==> flow/design.v <==
module ALU(in1,
				in2, 
				op, 
				result);
	output reg [31:0] result;
	input [31:0] in1, in2;
	input [3:0] op;  
	always @(*) begin
		case(op)
			4'b0001 : begin  
				result = in1 & in2;
			end
			4'b0010 : begin  
				result = in1 | in2;
			end
			4'b0011 : begin  
				result = in1 ^ in2;
			end
			4'b0100 : begin  
				result = in1 + in2;
			end
			4'b0101 : begin 
				result = in1 - in2;
			end
			4'b0110 : begin  
				result = in1 >> in2[4:0];
			end
			4'b0111 : begin  
				result = in1 << in2[4:0];
			end
			4'b1000 : begin  
				result = $signed(in1) >>> in2[4:0];
			end
			4'b1001 : begin  
				result = in1 <<< in2[4:0];
			end
			4'b1010 : begin  
				result = in1 + in2;
			end
			4'b1011 : begin  
				result = {31'b0, $signed(in1) < $signed(in2)};
			end
			4'b1100 : begin  
				result = {31'b0, in1 < in2};
			end
			default : begin 
				result = 32'b0;
			end
		endcase
	end
endmodule
module BCompare(input [31:0] op1, input [31:0] op2, input BrUn, output reg BEQ, output reg BLT);
	always@(*)begin
		BEQ = 1'b0;
		BLT = 1'b0;
		if(~BrUn)begin 
			if(op1 == op2) begin
				BEQ = 1'b1;
			end
			if($signed(op1) < $signed(op2)) begin
				BLT = 1'b1;
			end
		end
		else begin
			if({1'b0, op1} == {1'b0, op2}) begin
				BEQ = 1'b1;
			end
			if({1'b0,op1} < {1'b0, op2}) begin
				BLT = 1'b1;
			end
		end
	end
endmodule
module ControlUnit(IWord, PCSelect, RegWEn, ImmSel, BrUn, BEQ, BLT, BSel, ASel, ALUOP, WBSel, MemRW);
input [31:0] IWord;
input BEQ, BLT;
output reg PCSelect, RegWEn, ImmSel, BSel, ASel, WBSel, MemRW, BrUn;
output reg [3:0] ALUOP;
always@(*) begin
	PCSelect = 1'b0;
	RegWEn = 1'b0;
	ImmSel = 1'b0;
	BSel = 1'b0;
	ASel = 1'b0;
	MemRW = 1'b0;
	WBSel = 1'b1;
	BrUn = 1'b0;
	ALUOP = 4'h4;
	case(IWord[6:0])
		7'b0110011: begin  
			PCSelect = 1'b0;
			RegWEn = 1'b1;
			ImmSel = 1'b0;
			BSel = 1'b0;
			ASel = 1'b0;
			MemRW = 1'b0;
			WBSel = 1'b1;
			BrUn = 1'b0;
			case(IWord[14:12])
				3'h0 : begin
					case(IWord[30])
						 1'b0 : begin  
							ALUOP = 4'h4;
						 end
						 1'b1 : begin  
							ALUOP = 4'h5;
						end
					endcase
				end
				3'h1 : begin  
					ALUOP = 4'h7;
				end
				3'h2 : begin  
					ALUOP = 4'hb;
				end
				3'h3 : begin  
					ALUOP = 4'hc;
				end
				3'h4 : begin  
					ALUOP = 4'h3;
				end
				3'h5 : begin 
					case(IWord[30]) 
						1'b1: begin  
							ALUOP = 4'h8;
						end
						1'b0:begin  
							ALUOP = 4'h6;
						end
					endcase
				end
				3'h6 : begin  
					ALUOP = 4'h2;
				end
				3'h7 : begin  
					ALUOP = 4'h1;
				end
			endcase
		end
		7'b0010011 : begin  
			PCSelect = 1'b0;
			RegWEn = 1'b1;
			ImmSel = 1'b1;
			BSel = 1'b1;
			ASel = 1'b0;
			MemRW = 1'b0;
			WBSel = 1'b1;
			BrUn = 1'b0;
			case(IWord[14:12])
					3'h0 : begin  
							ALUOP = 4'h4;
					end
					3'h1 : begin  
						ALUOP = 4'h7;
					end
					3'h2 : begin  
						ALUOP = 4'hb;
					end
					3'h3 : begin  
						ALUOP = 4'hc;
					end
					3'h4 : begin  
						ALUOP = 4'h3;
					end
					3'h5 : begin 
						case(IWord[30])
							1'b0 : begin
								ALUOP = 4'h6;
							end
							1'b1 : begin
								ALUOP = 4'h8;
							end
						endcase
					end
					3'h6 : begin  
						ALUOP = 4'h2;
					end
					3'h7 : begin  
						ALUOP = 4'h1;
					end
			endcase
		end
		7'b0000011 : begin  
			PCSelect = 1'b0;
			RegWEn = 1'b1;
			ImmSel = 1'b1;
			BSel = 1'b1;
			ASel = 1'b0;
			ALUOP = 4'h4;
			MemRW = 1'b0;
			WBSel = 1'b0;
			BrUn = 1'b0;
		end
		7'b0100011 : begin  
			PCSelect = 1'b0;
			RegWEn = 1'b0;
			ImmSel = 1'b1;
			BSel = 1'b1;
			ASel = 1'b0;
			ALUOP = 4'h4;
			MemRW = 1'b1;
			WBSel = 1'b1;
		end
		7'b1100011 : begin  
			RegWEn = 1'b0;
			ImmSel = 1'b1;
			case(IWord[14:12]) 
				3'h0 : begin
					BrUn = 1'b0;
					PCSelect = BEQ;
				end
				3'h1 : begin
					BrUn = 1'b0;
					PCSelect = ~BEQ;
				end
				3'h4 : begin
					BrUn = 1'b0;
					PCSelect = BLT;
				end
				3'h5 : begin
					BrUn = 1'b0;
					PCSelect = BEQ | ~BLT;
				end
				3'h6 : begin
					BrUn = 1'b1;
					PCSelect = BLT;
				end
				3'h7 : begin
					BrUn = 1'b1;
					PCSelect = BEQ | ~BLT;
				end
				default:
				;
			endcase
			BSel = 1'b1;
			ASel = 1'b1;
			ALUOP = 4'h4;
			MemRW = 1'b0;
			WBSel = 1'b1;
		end
		default:
		;
	endcase
end
endmodule
module ImmExtend(input [12:0] imm, output reg [31:0] extend);
	always @(*) begin
		extend = {{19{imm[12]}}, imm};
	end
endmodule
module PC(input PCSel, input [31:0] branchVal, input clk, input reset, output reg [31:0] PCVal);
	always @(posedge clk) begin
		if(reset) begin
			PCVal <= 32'b0;
		end
		else if(PCSel) begin
			PCVal <= branchVal;
		end
		else begin
			PCVal <= PCVal + 3'b100;
		end
	end
endmodule
module RegFile(rs1, rs2, rd, din, out1, out2, clk, reset, enable, rw);
reg [31:0] steve [31:0];
integer i;
input [4:0] rd, rs1, rs2;
input clk, reset, enable, rw;
input [31:0] din;
output reg [31:0] out1, out2;
	always @(posedge clk) begin
		if (enable) begin
			if(reset) begin
				for( i = 0; i <= 31; i = i + 1 ) begin 
					steve[i] <= 32'b0;	
				end
			end
			else if(rw && rd != 5'd0) begin
				steve[rd] <= din; 
			end
		end
	end
	always @(*) begin
		out1 = 32'b0;
		out2 = 32'b0;
		if(enable) begin
			out1 = (rs1 == 5'd0) ? 32'b0 : steve[rs1];
			out2 = (rs2 == 5'd0) ? 32'b0 : steve[rs2];
		end
	end
endmodule
module Datapath(input clk,
					input reset,
					output [31:0] imem_addr,
					input [31:0] imem_rdata,
					output [31:0] dmem_addr,
					output [31:0] dmem_wdata,
					output dmem_we,
					input [31:0] dmem_rdata,
					output wb_valid,
					output [4:0] wb_rd,
					output [31:0] wb_data);
reg [31:0] WB;
wire PCSelect, RegWEn, ImmSel, BrUn, BEQ, BLT, BSel, ASel, WBSel, MemRW;
wire [3:0] ALUOP;
wire [31:0] longImm, IWord, data1Val, data2Val, result, PCVal, DmemOut;
reg [31:0] alu1, alu2;
reg [12:0] imm;
reg [4:0] rs1, rs2, rd;
assign IWord = imem_rdata;
assign imem_addr = PCVal;
RegFile regs(IWord[19:15], IWord[24:20], IWord[11:7], WB, data1Val, data2Val, clk, reset, 1'b1 , RegWEn);
BCompare compare(data1Val, data2Val, BrUn, BEQ, BLT);
ControlUnit cu(IWord, PCSelect, RegWEn, ImmSel, BrUn, BEQ, BLT, BSel, ASel, ALUOP, WBSel, MemRW);
PC pc(PCSelect, WB, clk, reset, PCVal);
ImmExtend longBoi(imm, longImm);
ALU alu(alu1, alu2, ALUOP, result);
assign dmem_addr = result;
assign dmem_wdata = data2Val;
assign dmem_we = MemRW & ~reset;
assign DmemOut = dmem_rdata;
assign wb_valid = RegWEn & (rd != 5'd0) & ~reset;
assign wb_rd = rd;
assign wb_data = WB;
	always@(*) begin
		if(ASel) begin
			alu1 = PCVal;
		end
		else begin
			alu1 = data1Val;
		end
		if(BSel) begin
			alu2 = longImm;
		end
		else begin
			alu2 = data2Val;
		end
		if(WBSel) begin
			WB = result;
		end
		else begin
			WB = DmemOut;
		end
		if(IWord[6:0] == 7'b1100011)begin  
			imm = {IWord[31], IWord[7], IWord[30:25], IWord[11:8], 1'b0};
		end
		else if(IWord[6:0] == 7'b0100011)begin  
			imm = {IWord[31], IWord[31:25], IWord[11:7]};
		end
		else begin
			imm = {IWord[31], IWord[31:20]};
		end
		rs1 = IWord[19:15];
		rs2 = IWord[24:20];
		rd = IWord[11:7];
	end
endmodule
==> reports on Datapath <==
Tool chain data of Datapath
Each step is given for the RTL above and for the edited RTL.
Lines under "unedited" count in the file above, lines under "edited" in the edited file.
"difference" is "edited" less "unedited", of the values as shown.
A cell with n/a has no value.

set-up
  top = Datapath
  clock = clk
  library = sky130hd
  corner = tt_025C_1v80

Edit of the RTL
Unified diff, file above to edited file.
The edit is scripted: it alters the design's behaviour and was not made to optimise anything.

begin of diff
@@ -66,5 +66,5 @@
 				BEQ = 1'b1;
 			end
-			if({1'b0,op1} < {1'b0, op2}) begin
+			if({1'b0,op1} >= {1'b0, op2}) begin
 				BLT = 1'b1;
 			end
end of diff

Elaborated design
Counts by Yosys on the flattened word-level netlist (proc, flatten, opt, wreduce; memories kept). Register bits leave out memories and registers merged into their read ports (data or address); mux counts leave out enables and synchronous resets folded into registers. Print and check cells are left out.
Yosys's memory passes give these memory sizes; they may raise the number of words (mostly to a power of two), join words into wider ones and drop unused or constant bits.

bit counts
  item                    unedited  edited  difference
  output and inout bits   135       135     0
  memory cells            1         1       0
  memory bits (writable)  1024      1024    0
  register bits           32        32      0
  input port bits         66        66      0
  word-level cells        93        93      0

cells by class
  item                              unedited  edited  difference
  shift operators                   4         4       0
  add/sub/neg operators             3         3       0
  bitwise gates (word level)        11        11      0
  equality and inequality tests     25        25      0
  muxes and demuxes                 33        33      0
  reductions and logical operators  11        11      0
  magnitude comparators             4         4       0

operators by type and width
  kind                                    unedited  edited  difference
  less-than comparator 32 bit             4         3       -1
  greater-or-equal comparator 32 bit      0         1       +1
  two-way mux 1 bit                       14        14      0
  two-way mux 32 bit                      8         8       0
  == test 4 bit with constant B           5         5       0
  == test 3 bit with constant B           4         4       0
  == test 4 x 3 -> 1 bit with constant B  4         4       0
  NOT 1 bit                               4         4       0
  OR reduction 2 bit                      4         4       0
  AND 1 bit                               3         3       0
  two-way mux 5 bit                       3         3       0
  parallel mux 4 bit (select 2 bit)       3         3       0
  == test 3 x 2 -> 1 bit with constant B  2         2       0
  == test 4 x 2 -> 1 bit with constant B  2         2       0
  == test 7 x 6 -> 1 bit with constant B  2         2       0
  zero test 5 bit                         2         2       0
  parallel mux 4 bit (select 8 bit)       2         2       0
  adder 32 x 3 -> 32 bit with constant B  1         1       0
  adder 32 bit                            1         1       0
  AND 32 bit                              1         1       0
  == test 3 x 1 -> 1 bit with constant B  1         1       0
  == test 32 bit                          1         1       0
  == test 4 x 1 -> 1 bit with constant B  1         1       0
  == test 7 x 2 -> 1 bit with constant B  1         1       0
  == test 7 x 5 -> 1 bit with constant B  1         1       0
  == test 7 bit with constant B           1         1       0
  logical AND 1 bit                       1         1       0
  zero test 3 bit                         1         1       0

Not every row of either side is listed.

Longest topological paths
Depth = most cells in a row (Yosys ltp): at word level without a register or memory, in the mapped netlist without a sequential cell, where the memories' decode and read muxes count.

depth
  item                     unedited  edited  difference
  depth after elaboration  10        10      0
  ABC_AREA                 0         0       n/a
  depth in mapped cells    30        30      0

After synthesis
The flow's flattened synthesis, as Yosys stat reports it; memories are mapped. The netlist is that of the ABC_AREA named above (0 if unset); the other value can give another one.

cell types
  cell type                   unedited  edited  difference
  sky130_fd_sc_hd__nor2_1     1011      1144    +133
  sky130_fd_sc_hd__nand2_1    195       316     +121
  sky130_fd_sc_hd__nor3_1     275       170     -105
  sky130_fd_sc_hd__clkbuf_1   362       284     -78
  sky130_fd_sc_hd__a211oi_1   153       113     -40
  sky130_fd_sc_hd__buf_2      123       162     +39
  sky130_fd_sc_hd__a21oi_1    315       283     -32
  sky130_fd_sc_hd__or3_1      41        16      -25
  sky130_fd_sc_hd__o211ai_1   28        53      +25
  sky130_fd_sc_hd__nand3_1    75        52      -23
  sky130_fd_sc_hd__nand2b_1   48        71      +23
  sky130_fd_sc_hd__mux2_2     97        77      -20
  sky130_fd_sc_hd__buf_4      23        42      +19
  sky130_fd_sc_hd__a22oi_1    209       226     +17
  sky130_fd_sc_hd__mux2i_1    492       507     +15
  sky130_fd_sc_hd__o31ai_1    55        40      -15
  sky130_fd_sc_hd__o2111ai_1  6         17      +11
  sky130_fd_sc_hd__a32oi_1    17        7       -10

Not every row of either side is listed.

mapped netlist
  item                                 unedited  edited   difference
  buffer cells                         597       574      -23
  mapped flip-flops                    1056      1056     0
  synthesis area (sq um)               67309.6   67207.0  -102.6
  standard cells after synthesis       6076      6089     +13
  sequential part of the area (sq um)  31390.1   31390.1  0.0

The figures by module come from a second, unflattened synthesis with its own total; it is not the netlist above.

unflattened totals
  item                                             unedited  edited   difference
  cell total of the unflattened synthesis          5756      5763     +7
  area total of the unflattened synthesis (sq um)  67464.7   67568.6  +103.9

Rows give one instance, submodules left out.

modules, unedited
  module       instances  area (sq um)  cells  sequential area (sq um)
  RegFile      1          54134.4       3884   30749.5
  ALU          1          8898.5        1337   0.0
  PC           1          1781.7        222    640.6
  Datapath     1          1372.6        130    0.0
  BCompare     1          808.3         114    0.0
  ImmExtend    1          240.2         32     0.0
  ControlUnit  1          229.0         37     0.0

modules, edited
  module       instances  area (sq um)  cells  sequential area (sq um)
  RegFile      1          54195.7       3886   30749.5
  ALU          1          8898.5        1337   0.0
  PC           1          1781.7        222    640.6
  Datapath     1          1372.6        130    0.0
  BCompare     1          850.8         119    0.0
  ImmExtend    1          240.2         32     0.0
  ControlUnit  1          229.0         37     0.0

Timing after synthesis
Path of least setup slack by OpenSTA after synthesis, without wires, with an ideal clock, recovery checks aside; 20% of the period is set as input and as output delay. Where synthesis merged equal registers, the netlist keeps one of their names.

timing post-synthesis
  item                           unedited              edited                difference
  kind                           input-to-output       input-to-output       n/a
  start point                    input imem_rdata[20]  input imem_rdata[20]  n/a
  end point                      output wb_data[21]    output wb_data[11]    n/a
  period (ns)                    14.0                  14.0                  0.0
  arrival (ns)                   9.450                 9.266                 -0.184
  data required time (ns)        11.200                11.200                0.000
  path delay (ns)                6.650                 6.466                 -0.184
  output delay (ns)              2.800                 2.800                 0.000
  input delay (ns)               2.800                 2.800                 0.000
  driving pins on the path       28                    27                    -1
  setup slack (ns)               1.750                 1.934                 +0.184
  synthesis period reached (ns)  12.25                 12.066                -0.184

"path delay" = arrival - input delay + setup time.
At an output port there is no setup time.
"driving pins on the path": output pins that drive a net of the path, with the launching flip-flop's if there is one; two outputs of one cell count as two.
"synthesis period reached" is the clock period less the worst setup slack; recovery checks do not enter. This is arithmetic on one report: input and output delays are still those of the set period (20% each).
The rows between start and end are the longest chain of elaborated cells between them; the timing report does not say that the signal goes this way. Where chains are equally long, one stands for them.
A line is the first line of the expression or statement that the cell stems from. Yosys adds cells for indexed reads and writes and turns some case tables into memories.
The chain passes a memory read, where the word-level depth is cut; so it can be longer than that depth.

between the ends, post-synthesis, unedited
  path through = sky130_fd_sc_hd__buf_6 > sky130_fd_sc_hd__buf_8 > sky130_fd_sc_hd__buf_6 > sky130_fd_sc_hd__buf_8 > sky130_fd_sc_hd__buf_6 > sky130_fd_sc_hd__buf_6 > sky130_fd_sc_hd__buf_4 > sky130_fd_sc_hd__clkbuf_1 > sky130_fd_sc_hd__buf_1 > sky130_fd_sc_hd__mux4_2 > sky130_fd_sc_hd__mux4_2 > sky130_fd_sc_hd__mux2i_1 > sky130_fd_sc_hd__nor2_1 > sky130_fd_sc_hd__inv_1 > sky130_fd_sc_hd__nor2_1 > sky130_fd_sc_hd__a21oi_1 > sky130_fd_sc_hd__ha_1 > sky130_fd_sc_hd__and3_1 > sky130_fd_sc_hd__a221o_1 > sky130_fd_sc_hd__a21oi_1 > sky130_fd_sc_hd__o31ai_1 > sky130_fd_sc_hd__a2111oi_0 > sky130_fd_sc_hd__o32ai_1 > sky130_fd_sc_hd__a221oi_1 > sky130_fd_sc_hd__nand3_1 > sky130_fd_sc_hd__o41ai_2 > sky130_fd_sc_hd__buf_2 > sky130_fd_sc_hd__inv_2
  length of the longest elaborated chain = 6
  elaborated cells between the ends (all ways) = 17

RTL lines, path post-synthesis, unedited
  item                                 RTL line  RTL
  from (decl)                          295       input [31:0] imem_rdata,
  memory read (32 x 32 bit)            265       reg [31:0] steve [31:0];
  two-way mux 32 bit                   288       out2 = (rs2 == 5'd0) ? 32'b0 : steve[rs2];
  two-way mux 32 bit                   332       if(BSel) begin
  adder 32 bit                         38        result = in1 + in2;
  parallel mux 32 bit (select 11 bit)  9         case(op)
  two-way mux 32 bit                   338       if(WBSel) begin
  to (decl)                            302       output [31:0] wb_data);

Nets of the timed path that keep an RTL name, with a line that drives or declares them; the list need not be complete.

named nets, post-synthesis, unedited
  net             RTL line  RTL
  dmem_wdata[10]  297       output [31:0] dmem_wdata,

between the ends, post-synthesis, edited
  path through = sky130_fd_sc_hd__buf_4 > sky130_fd_sc_hd__buf_8 > sky130_fd_sc_hd__buf_6 > sky130_fd_sc_hd__buf_6 > sky130_fd_sc_hd__buf_4 > sky130_fd_sc_hd__clkbuf_1 > sky130_fd_sc_hd__clkbuf_1 > sky130_fd_sc_hd__buf_1 > sky130_fd_sc_hd__mux4_2 > sky130_fd_sc_hd__mux4_2 > sky130_fd_sc_hd__nand2_1 > sky130_fd_sc_hd__a21oi_1 > sky130_fd_sc_hd__a21boi_0 > sky130_fd_sc_hd__inv_1 > sky130_fd_sc_hd__ha_1 > sky130_fd_sc_hd__nor2b_1 > sky130_fd_sc_hd__or4_1 > sky130_fd_sc_hd__nor4_1 > sky130_fd_sc_hd__o31ai_1 > sky130_fd_sc_hd__a21oi_1 > sky130_fd_sc_hd__o211ai_1 > sky130_fd_sc_hd__a221o_1 > sky130_fd_sc_hd__a2111oi_0 > sky130_fd_sc_hd__a31oi_2 > sky130_fd_sc_hd__mux2i_4 > sky130_fd_sc_hd__buf_2 > sky130_fd_sc_hd__inv_2
  length of the longest elaborated chain = 6
  elaborated cells between the ends (all ways) = 17

RTL lines, path post-synthesis, edited
  item                                 RTL line  RTL
  from (decl)                          295       input [31:0] imem_rdata,
  memory read (32 x 32 bit)            265       reg [31:0] steve [31:0];
  two-way mux 32 bit                   288       out2 = (rs2 == 5'd0) ? 32'b0 : steve[rs2];
  two-way mux 32 bit                   332       if(BSel) begin
  adder 32 bit                         38        result = in1 + in2;
  parallel mux 32 bit (select 11 bit)  9         case(op)
  two-way mux 32 bit                   338       if(WBSel) begin
  to (decl)                            302       output [31:0] wb_data);

named nets, post-synthesis, edited
  net            RTL line  RTL
  dmem_wdata[5]  297       output [31:0] dmem_wdata,
  dmem_addr[11]  9

Worst path after layout
From the final timing report of each run of pair 1: the path of least setup slack in the routed layout; clock arrival at registers is part of the times.

timing post-layout
  item                      unedited              edited                difference
  kind                      input-to-output       input-to-output       n/a
  start point               input imem_rdata[15]  input imem_rdata[15]  n/a
  end point                 output wb_data[20]    output wb_data[31]    n/a
  input delay (ns)          2.76                  2.76                  0.00
  output delay (ns)         2.76                  2.76                  0.00
  driving pins on the path  25                    23                    -2
  arrival (ns)              10.94                 10.51                 -0.43
  period (ns)               13.8                  13.8                  0.0
  data required time (ns)   11.04                 11.04                 0.00
  setup slack (ns)          0.10                  0.53                  +0.43

The rows between start and end are the longest chain of elaborated cells between them; the timing report does not say that the signal goes this way. Where chains are equally long, one stands for them.
The chain passes a memory read, where the word-level depth is cut; so it can be longer than that depth.

between the ends, post-layout, unedited
  path through = sky130_fd_sc_hd__clkdlybuf4s50_1 > sky130_fd_sc_hd__nor2b_4 > sky130_fd_sc_hd__and3_1 > sky130_fd_sc_hd__a221o_1 > sky130_fd_sc_hd__nor4_1 > sky130_fd_sc_hd__and2_1 > sky130_fd_sc_hd__a21o_1 > sky130_fd_sc_hd__inv_1 > sky130_fd_sc_hd__ha_1 > sky130_fd_sc_hd__inv_1 > sky130_fd_sc_hd__fa_1 > sky130_fd_sc_hd__a21oi_1 > sky130_fd_sc_hd__o21bai_1 > sky130_fd_sc_hd__a221o_1 > sky130_fd_sc_hd__nand3b_1 > sky130_fd_sc_hd__a211o_1 > sky130_fd_sc_hd__a211oi_1 > sky130_fd_sc_hd__o21ai_0 > sky130_fd_sc_hd__a211oi_1 > sky130_fd_sc_hd__a2bb2oi_1 > sky130_fd_sc_hd__buf_4 > sky130_fd_sc_hd__o41ai_4 > sky130_fd_sc_hd__buf_4 > sky130_fd_sc_hd__inv_2 > sky130_fd_sc_hd__clkdlybuf4s50_1
  length of the longest elaborated chain = 6
  elaborated cells between the ends (all ways) = 15

RTL lines, path post-layout, unedited
  item                                 RTL line  RTL
  from (decl)                          295       input [31:0] imem_rdata,
  memory read (32 x 32 bit)            265       reg [31:0] steve [31:0];
  two-way mux 32 bit                   287       out1 = (rs1 == 5'd0) ? 32'b0 : steve[rs1];
  two-way mux 32 bit                   326       if(ASel) begin
  adder 32 bit                         38        result = in1 + in2;
  parallel mux 32 bit (select 11 bit)  9         case(op)
  two-way mux 32 bit                   338       if(WBSel) begin
  to (decl)                            302       output [31:0] wb_data);

between the ends, post-layout, edited
  path through = sky130_fd_sc_hd__clkdlybuf4s50_1 > sky130_fd_sc_hd__buf_4 > sky130_fd_sc_hd__and2_2 > sky130_fd_sc_hd__buf_4 > sky130_fd_sc_hd__a22oi_1 > sky130_fd_sc_hd__a21oi_1 > sky130_fd_sc_hd__or4_1 > sky130_fd_sc_hd__o21ai_0 > sky130_fd_sc_hd__ha_1 > sky130_fd_sc_hd__nor3_1 > sky130_fd_sc_hd__nand2_1 > sky130_fd_sc_hd__nor3_2 > sky130_fd_sc_hd__buf_4 > sky130_fd_sc_hd__o21ai_0 > sky130_fd_sc_hd__buf_4 > sky130_fd_sc_hd__a2111oi_0 > sky130_fd_sc_hd__nor4b_1 > sky130_fd_sc_hd__o21ai_0 > sky130_fd_sc_hd__nand4_1 > sky130_fd_sc_hd__o31ai_4 > sky130_fd_sc_hd__buf_12 > sky130_fd_sc_hd__inv_2 > sky130_fd_sc_hd__clkdlybuf4s50_1
  length of the longest elaborated chain = 6
  elaborated cells between the ends (all ways) = 15

RTL lines, path post-layout, edited
  item                                 RTL line  RTL
  from (decl)                          295       input [31:0] imem_rdata,
  memory read (32 x 32 bit)            265       reg [31:0] steve [31:0];
  two-way mux 32 bit                   287       out1 = (rs1 == 5'd0) ? 32'b0 : steve[rs1];
  two-way mux 32 bit                   326       if(ASel) begin
  adder 32 bit                         38        result = in1 + in2;
  parallel mux 32 bit (select 11 bit)  9         case(op)
  two-way mux 32 bit                   338       if(WBSel) begin
  to (decl)                            302       output [31:0] wb_data);

Layout results
Both versions went through the flow (Yosys, OpenROAD) with the same settings in each pair. Constraints: input delay and output delay 20% of the set period each, output load 0.01 pF.

settings, pair 1
  CORE_UTILIZATION = 40
  PLACE_DENSITY = 0.6
  period_ns = 13.8
  CAP_MARGIN = 20
  CORE_MARGIN = 2
  SLEW_MARGIN = 20

final reports, pair 1
  item                                    unedited  edited    difference
  total power of the final layout (mW)    10.642    10.402    -0.240
  reached clock period (ns)               13.705    13.269    -0.436
  std-cell area (final layout) (sq um)    76517.1   75750.2   -766.9
  synthesis area (sq um)                  67309.6   67207.0   -102.6
  overall die area (sq um)                171570.0  171313.0  -257.0
  setup slack of the worst path (ns)      0.095     0.531     +0.436
  utilization of the finished layout (%)  45.8      45.3      -0.5
  setup TNS (ns)                          0.000     0.000     0.000

settings, pair 2
  CORE_ASPECT_RATIO = 0.84
  CORE_MARGIN = 7
  CORE_UTILIZATION = 39
  CTS_CLUSTER_DIAMETER = 51
  GPL_TIMING_DRIVEN = 1
  HOLD_SLACK_MARGIN = -0.0
  MAX_ROUTING_LAYER = met4
  PLACE_DENSITY = 0.61
  SETUP_SLACK_MARGIN = -0.95
  TNS_END_PERCENT = 35
  period_ns = 13.6
  CAP_MARGIN = 20
  SLEW_MARGIN = 20

final reports, pair 2
  item                                    unedited  edited    difference
  total power of the final layout (mW)    10.651    10.506    -0.145
  reached clock period (ns)               13.475    13.238    -0.237
  std-cell area (final layout) (sq um)    76903.8   76219.4   -684.4
  synthesis area (sq um)                  67309.6   67207.0   -102.6
  overall die area (sq um)                184461.0  184190.0  -271.0
  setup slack of the worst path (ns)      0.125     0.362     +0.237
  utilization of the finished layout (%)  44.9      44.6      -0.3
  setup TNS (ns)                          0.000     0.000     0.000

"reached clock period" is the run's clock period less its worst setup slack. It is reckoned from that one timing run; input and output delays stay at 20% of the period that was set.
By "total power of the final layout" is meant OpenSTA's value without simulated activity: inputs other than the clock are taken to toggle once in ten clock periods, and the tool carries that through the logic.
